==> flow/design.v <==
module matvecmult(
    CLK,
    RST,
    vector_x,
    vector_b,
    vector_y,
    Q,
    A,
    finish
);
input               CLK;
input               RST;
input       [127:0]	vector_x;
input       [127:0]	vector_b;
output  reg [127:0]	vector_y;
input       [127:0]	Q;
output  reg [3:0]   A;
output  reg         finish;
integer i;
integer j;
reg [7:0] vector_x_w[0:15],vector_x_r[0:15];
reg [7:0] vector_b_w[0:15],vector_b_r[0:15];
reg [7:0] vector_y_w[0:15],vector_y_r[0:15];
reg [7:0] part_matrix_a_w[0:15],part_matrix_a_r[0:15];
reg       finish_w,finish_r;
reg [3:0] counter_w,counter_r;
reg [7:0] temp;
always @(*) begin
    vector_x_w[0] = vector_x[7:0];
    vector_x_w[1] = vector_x[15:8];
    vector_x_w[2] = vector_x[23:16];
    vector_x_w[3] = vector_x[31:24];
    vector_x_w[4] = vector_x[39:32];
    vector_x_w[5] = vector_x[47:40];
    vector_x_w[6] = vector_x[55:48];
    vector_x_w[7] = vector_x[63:56];
    vector_x_w[8] = vector_x[71:64];
    vector_x_w[9] = vector_x[79:72];
    vector_x_w[10] = vector_x[87:80];
    vector_x_w[11] = vector_x[95:88];
    vector_x_w[12] = vector_x[103:96];
    vector_x_w[13] = vector_x[111:104];
    vector_x_w[14] = vector_x[119:112];
    vector_x_w[15] = vector_x[127:120];
    vector_b_w[0] = vector_b[7:0];
    vector_b_w[1] = vector_b[15:8];
    vector_b_w[2] = vector_b[23:16];
    vector_b_w[3] = vector_b[31:24];
    vector_b_w[4] = vector_b[39:32];
    vector_b_w[5] = vector_b[47:40];
    vector_b_w[6] = vector_b[55:48];
    vector_b_w[7] = vector_b[63:56];
    vector_b_w[8] = vector_b[71:64];
    vector_b_w[9] = vector_b[79:72];
    vector_b_w[10] = vector_b[87:80];
    vector_b_w[11] = vector_b[95:88];
    vector_b_w[12] = vector_b[103:96];
    vector_b_w[13] = vector_b[111:104];
    vector_b_w[14] = vector_b[119:112];
    vector_b_w[15] = vector_b[127:120];
    part_matrix_a_w[0] = Q[7:0];
    part_matrix_a_w[1] = Q[15:8];
    part_matrix_a_w[2] = Q[23:16];
    part_matrix_a_w[3] = Q[31:24];
    part_matrix_a_w[4] = Q[39:32];
    part_matrix_a_w[5] = Q[47:40];
    part_matrix_a_w[6] = Q[55:48];
    part_matrix_a_w[7] = Q[63:56];
    part_matrix_a_w[8] = Q[71:64];
    part_matrix_a_w[9] = Q[79:72];
    part_matrix_a_w[10] = Q[87:80];
    part_matrix_a_w[11] = Q[95:88];
    part_matrix_a_w[12] = Q[103:96];
    part_matrix_a_w[13] = Q[111:104];
    part_matrix_a_w[14] = Q[119:112];
    part_matrix_a_w[15] = Q[127:120];
    for(i=0;i<=15;i=i+1) begin
        vector_y_w[i] = vector_y_r[i];
    end
    temp =  2*part_matrix_a_w[15]*vector_x_w[0]+
            2*part_matrix_a_w[14]*vector_x_w[1]+
            2*part_matrix_a_w[13]*vector_x_w[2]+
            2*part_matrix_a_w[12]*vector_x_w[3]+
            2*part_matrix_a_w[11]*vector_x_w[4]+
            2*part_matrix_a_w[10]*vector_x_w[5]+
            2*part_matrix_a_w[9]*vector_x_w[6]+
            2*part_matrix_a_w[8]*vector_x_w[7]+
            2*part_matrix_a_w[7]*vector_x_w[8]+
            2*part_matrix_a_w[6]*vector_x_w[9]+
            2*part_matrix_a_w[5]*vector_x_w[10]+
            2*part_matrix_a_w[4]*vector_x_w[11]+
            2*part_matrix_a_w[3]*vector_x_w[12]+
            2*part_matrix_a_w[2]*vector_x_w[13]+
            2*part_matrix_a_w[1]*vector_x_w[14]+
            2*part_matrix_a_w[0]*vector_x_w[15];
    finish_w = 1'b0;
    counter_w = counter_r;
    if(RST)
        counter_w = 1'b0;
    else if(counter_r<4'b1111) begin
        i = counter_r;
        vector_y_w[i] = vector_y_r[i]+temp+vector_b_w[i];
        counter_w = counter_r+1'b1;
    end
    else begin
        finish_w = 1'b1;
        if(finish_r==1'b0)
            vector_y_w[15] = vector_y_r[15]+temp+vector_b_w[15];
        else
            vector_y_w[15] = vector_y_r[15];
    end
    finish = finish_r;
    A = counter_w;
    vector_y = {vector_y_r[15],vector_y_r[14],vector_y_r[13],vector_y_r[12],vector_y_r[11],vector_y_r[10],vector_y_r[9],vector_y_r[8],vector_y_r[7],vector_y_r[6],vector_y_r[5],vector_y_r[4],vector_y_r[3],vector_y_r[2],vector_y_r[1],vector_y_r[0]};
end
always @(posedge CLK or posedge RST) begin
    if (RST) begin
        counter_r <= 1'b0;
        finish_r <= 1'b0;
        for(i=0;i<=15;i=i+1) begin
            part_matrix_a_r[i]<=1'b0;
            vector_y_r[i]<=1'b0;
        end
    end
    else begin
        counter_r <= counter_w;
        finish_r <= finish_w;
        for(i=0;i<=15;i=i+1) begin
            part_matrix_a_r[i]<=part_matrix_a_w[i];
            vector_y_r[i]<=vector_y_w[i];
        end
    end
end
endmodule
## Tool chain data of matvecmult

The steps from the RTL of matvecmult to its reports follow in flow order.
Lines are those of the file above, counted from 1.
Operators carry their Yosys type and port widths (W data, S select, Z words).
Cell names lack the library's common part.
A cell with - has no value.

| set-up | value |
|---|---|
| design top | matvecmult |
| clock port | CLK |
| cell library | sky130hd |
| timing corner | tt_025C_1v80 |

## Word level

Counts by Yosys on the flattened word-level netlist (proc, flatten, opt, wreduce). Print and check cells are left out. Cells with the same type and inputs are merged into one.

| operators by class | value |
|---|---|
| $add $sub $neg | 20 |
| multiply operators | 16 |
| div/mod/pow operators | 0 |
| order comparisons | 1 |
| equal/unequal tests | 17 |
| shift-type cells | 0 |
| muxes and demuxes | 28 |
| bitwise logic cells | 16 |
| reduce/logical cells | 33 |

Operators with widths:

| kind | number |
|---|---|
| $mul A8 B8 Y7 | 16 |
| $pmux W8 S16 | 2 |
| $reduce_or A15 Y1 | 16 |
| $mux W8 | 22 |
| $add A8 B8 Y8 | 19 |
| $reduce_and A3 Y1 | 16 |
| $eq A4 B4 Y1 const B | 8 |
| $not A1 Y1 | 16 |
| $eq A4 B3 Y1 const B | 4 |
| $eq A4 B2 Y1 const B | 2 |
| $mux W4 | 2 |
| $add A4 B1 Y4 const B | 1 |
| $eq A4 B1 Y1 const B | 1 |
| $lt A4 B4 Y1 const B | 1 |
| $logic_not A4 Y1 | 1 |
| $ne A2 B1 Y1 const B | 1 |
| $ne A2 B2 Y1 const B | 1 |
| $mux W1 | 2 |

| storage and ports | value |
|---|---|
| register bits | 133 |
| latch bits | 0 |
| RAM bits | 0 |
| ROM bits | 0 |
| clocked read ports x word width | 0 |
| memories kept | 0 |
| input port bits | 386 |
| output and inout port bits | 133 |

## Logic depth

Depth = most cells in a row (Yosys ltp): at word level without a register or memory, in the mapped netlist without a sequential cell, where the memories' decode and read muxes count.

| logic depth | value |
|---|---|
| word-level depth | 20 |
| ABC_AREA | 1 |
| mapped depth | 40 |
| mapped depth without buffers | 39 |

## Mapped cells and area

Source: synth_stat.txt of the flow (Yosys; design flattened, memories mapped). It holds for the ABC_AREA given above (unset counts as 0); a run with the other value may have another netlist.

Cells by type:

| cell | number | area in all (µm²) |
|---|---|---|
| nand2_1 | 1081 | 4.06E+03 |
| fa_1 | 199 | 3.98E+03 |
| dfrtp_1 | 133 | 3.33E+03 |
| ha_1 | 238 | 2.98E+03 |
| inv_1 | 705 | 2.65E+03 |
| nand3_1 | 150 | 750.72 |
| o21ai_0 | 129 | 645.619 |
| xnor2_1 | 71 | 621.846 |
| xor2_1 | 69 | 604.33 |
| nor2_1 | 64 | 240.23 |
| a21oi_1 | 44 | 220.211 |
| a221oi_1 | 21 | 183.926 |
| clkbuf_1 | 42 | 157.651 |
| nand4_1 | 23 | 143.888 |
| nand3_2 | 13 | 130.125 |
| nand3b_1 | 17 | 127.622 |
| nand2_2 | 19 | 118.864 |
| xnor2_2 | 6 | 97.594 |

Other cell types: 27; their cells: 114.

| synthesis totals | value |
|---|---|
| cell count | 3138 |
| chip area (Yosys) | 21844.7 µm² |
| flip-flop cells | 133 |
| buffer cells | 51 |

## Worst setup path after synthesis

Path of least setup slack by OpenSTA after synthesis, without wires, with an ideal clock, recovery checks aside; 20% of the period is set as input and as output delay. Where synthesis merged equal registers, the netlist keeps one of their names.

| timing after synthesis | value |
|---|---|
| path kind | input to register |
| start | in Q[0] |
| end | reg vector_y_r[15][7] |
| period | 10.0 ns |
| setup time | 0.117 ns |
| time at the first pin | 2.000 ns |
| arrival | 10.036 ns |
| required time | 9.883 ns |
| path slack | -0.153 ns |
| path delay | 8.153 ns |
| stages on the path | 34 |
| period reached after synthesis | 10.153 ns |

"path delay" = arrival - input delay + setup time.
"stages on the path" counts driving pins, that of a launching flip-flop among them; a cell with two outputs on the path counts twice.
"period reached after synthesis" = period - worst setup slack (recovery checks aside). The figure is calculated, with input and output delays left at 20% of the set period.
Between the ends stands the longest chain of elaborated cells between them, by number of cells; it is not shown to be the way that was timed. Of several equally long chains one is given.
A line is the first line of the expression or statement that the cell stems from. Yosys adds cells for indexed reads and writes and turns some case tables into memories.

| between the ends, after synthesis | value |
|---|---|
| cell sequence | clkbuf_1 nand2_1 inv_1 fa_1 ha_1 ha_1 fa_1 inv_1 fa_1 fa_1 fa_1 inv_1 fa_1 fa_1 inv_1 fa_1 inv_1 fa_1 fa_1 ha_1 nand3b_1 and2_1 or2_2 nand2_1 a21oi_1 xor2_1 or2_1 a21o_1 nand2_1 inv_1 a21oi_1 nand3_1 nand3_1 nand2_1 |
| cells in the longest elaborated chain | 6 |

RTL lines, path after synthesis:

| element | RTL line | RTL |
|---|---|---|
| start: declaration | 16 | `input [127:0] Q;` |
| $mul A8 B8 Y7 | 95 | `2*part_matrix_a_w[0]*vector_x_w[15];` |
| $add A8 B8 Y8 | 80 | `temp =  2*part_matrix_a_w[15]*vector_x_w[0]+` |
| $add A8 B8 Y8 (2 in a row) | 108 | `vector_y_w[15] = vector_y_r[15]+temp+vector_b_w[15];` |
| $mux W8 | 107 | `if(finish_r==1'b0)` |
| $mux W8 | 100 | `else if(counter_r<4'b1111) begin` |
| end: assignment | 122 | `vector_y_r[i]<=1'b0;` |
| end: assignment | 130 | `vector_y_r[i]<=vector_y_w[i];` |
| end: declaration | 23 | `reg [7:0] vector_y_w[0:15],vector_y_r[0:15];` |

## Path in the finished layout

Path of least setup slack in the final report of entry B (OpenROAD, finished layout, wires in). Where an end is a register, its clock arrival counts in the times.

| timing after layout | value |
|---|---|
| path kind | input to register |
| start | in Q[52] |
| end | reg vector_y_r[0][7] |
| period | 11.2 ns |
| setup time | 0.11 ns |
| time at the first pin | 2.24 ns |
| arrival | 11.16 ns |
| required time | 11.55 ns |
| path slack | 0.39 ns |
| stages on the path | 34 |

Between the ends stands the longest chain of elaborated cells between them, by number of cells; it is not shown to be the way that was timed. Of several equally long chains one is given.

| between the ends, after layout | value |
|---|---|
| cell sequence | clkdlybuf4s50_1 nand2_1 fa_1 inv_1 ha_1 inv_1 fa_1 fa_1 inv_1 ha_1 xnor2_2 fa_1 inv_1 fa_1 fa_1 fa_1 inv_1 fa_1 fa_1 inv_1 ha_4 xnor2_4 inv_1 fa_1 ha_4 a21oi_4 xor2_2 nand2_1 a21o_1 nand2_2 nand3_4 buf_12 nand3_2 nand2_1 |
| cells in the longest elaborated chain | 11 |

RTL lines, path after layout:

| element | RTL line | RTL |
|---|---|---|
| start: declaration | 16 | `input [127:0] Q;` |
| $mul A8 B8 Y7 | 89 | `2*part_matrix_a_w[6]*vector_x_w[9]+` |
| $add A8 B8 Y8 (7 in a row) | 80 | `temp =  2*part_matrix_a_w[15]*vector_x_w[0]+` |
| $add A8 B8 Y8 (2 in a row) | 102 | `vector_y_w[i] = vector_y_r[i]+temp+vector_b_w[i];` |
| $mux W8 | 102 |  |
| end: assignment | 122 | `vector_y_r[i]<=1'b0;` |
| end: assignment | 130 | `vector_y_r[i]<=vector_y_w[i];` |
| end: declaration | 23 | `reg [7:0] vector_y_w[0:15],vector_y_r[0:15];` |

Data sheet: physical implementation of matvecmult

Measured results for matvecmult: 4 stored runs of the Yosys and OpenROAD flow on sky130hd. The settings differ; the order carries no meaning. The constraints put input and output delay at 20% of the set period each and load the outputs with 0.01 pF.
"clock period reached" is the run's clock period less its worst setup slack. It is reckoned from that one timing run; input and output delays stay at 20% of the period that was set.

#### Entry A

| setting | value |
|---|---|
| CAP_MARGIN | `0` |
| CELL_PAD_IN_SITES_GLOBAL_PLACEMENT | `3` |
| CORE_ASPECT_RATIO | `0.93` |
| CORE_UTILIZATION | `40` |
| CTS_CLUSTER_DIAMETER | `50` |
| CTS_CLUSTER_SIZE | `11` |
| GPL_TIMING_DRIVEN | `0` |
| MAX_ROUTING_LAYER | `met4` |
| MIN_ROUTING_LAYER | `met2` |
| PLACE_DENSITY_LB_ADDON | `0.1` |
| TNS_END_PERCENT | `75` |
| period_ns | `10.0` |
| CORE_MARGIN | `2` |
| SLEW_MARGIN | `20` |

Not finished: placement ended with error FLW-0024.

#### Entry B

| setting | value |
|---|---|
| ABC_AREA | `1` |
| CAP_MARGIN | `5` |
| CELL_PAD_IN_SITES_DETAIL_PLACEMENT | `1` |
| CELL_PAD_IN_SITES_GLOBAL_PLACEMENT | `0` |
| CORE_ASPECT_RATIO | `1.56` |
| CORE_MARGIN | `9` |
| CORE_UTILIZATION | `22` |
| CTS_CLUSTER_DIAMETER | `213` |
| CTS_CLUSTER_SIZE | `46` |
| GPL_ROUTABILITY_DRIVEN | `0` |
| GPL_TIMING_DRIVEN | `0` |
| HOLD_SLACK_MARGIN | `0.11` |
| MAX_ROUTING_LAYER | `met5` |
| MIN_ROUTING_LAYER | `met2` |
| PLACE_DENSITY_LB_ADDON | `0.27` |
| SLEW_MARGIN | `25` |
| TNS_END_PERCENT | `65` |
| period_ns | `11.2` |

| result | value |
|---|---|
| lowest setup slack | 0.388 ns |
| clock period reached | 10.812 ns |
| die outline area | 111243.0 µm² |
| standard-cell area after routing | 29689.7 µm² |
| Yosys chip area after synthesis | 21844.7 µm² |

#### Entry C

| setting | value |
|---|---|
| CAP_MARGIN | `0` |
| CELL_PAD_IN_SITES_GLOBAL_PLACEMENT | `2` |
| CORE_ASPECT_RATIO | `0.93` |
| CORE_MARGIN | `7` |
| CORE_UTILIZATION | `63` |
| CTS_CLUSTER_DIAMETER | `50` |
| CTS_CLUSTER_SIZE | `11` |
| GPL_TIMING_DRIVEN | `0` |
| MAX_ROUTING_LAYER | `met4` |
| MIN_ROUTING_LAYER | `met2` |
| PLACE_DENSITY_LB_ADDON | `0.1` |
| SETUP_SLACK_MARGIN | `2.41` |
| TNS_END_PERCENT | `100` |
| period_ns | `10.0` |
| SLEW_MARGIN | `20` |

Not finished: placement ended with error FLW-0024.

#### Entry D

| setting | value |
|---|---|
| CAP_MARGIN | `40` |
| CORE_ASPECT_RATIO | `0.93` |
| CORE_UTILIZATION | `37` |
| CTS_CLUSTER_DIAMETER | `50` |
| CTS_CLUSTER_SIZE | `11` |
| GPL_TIMING_DRIVEN | `0` |
| MIN_ROUTING_LAYER | `met2` |
| period_ns | `10.0` |
| CORE_MARGIN | `2` |
| SLEW_MARGIN | `20` |

| result | value |
|---|---|
| lowest setup slack | 0.057 ns |
| clock period reached | 9.943 ns |
| die outline area | 55705.4 µm² |
| standard-cell area after routing | 28119.5 µm² |
| Yosys chip area after synthesis | 19917.9 µm² |
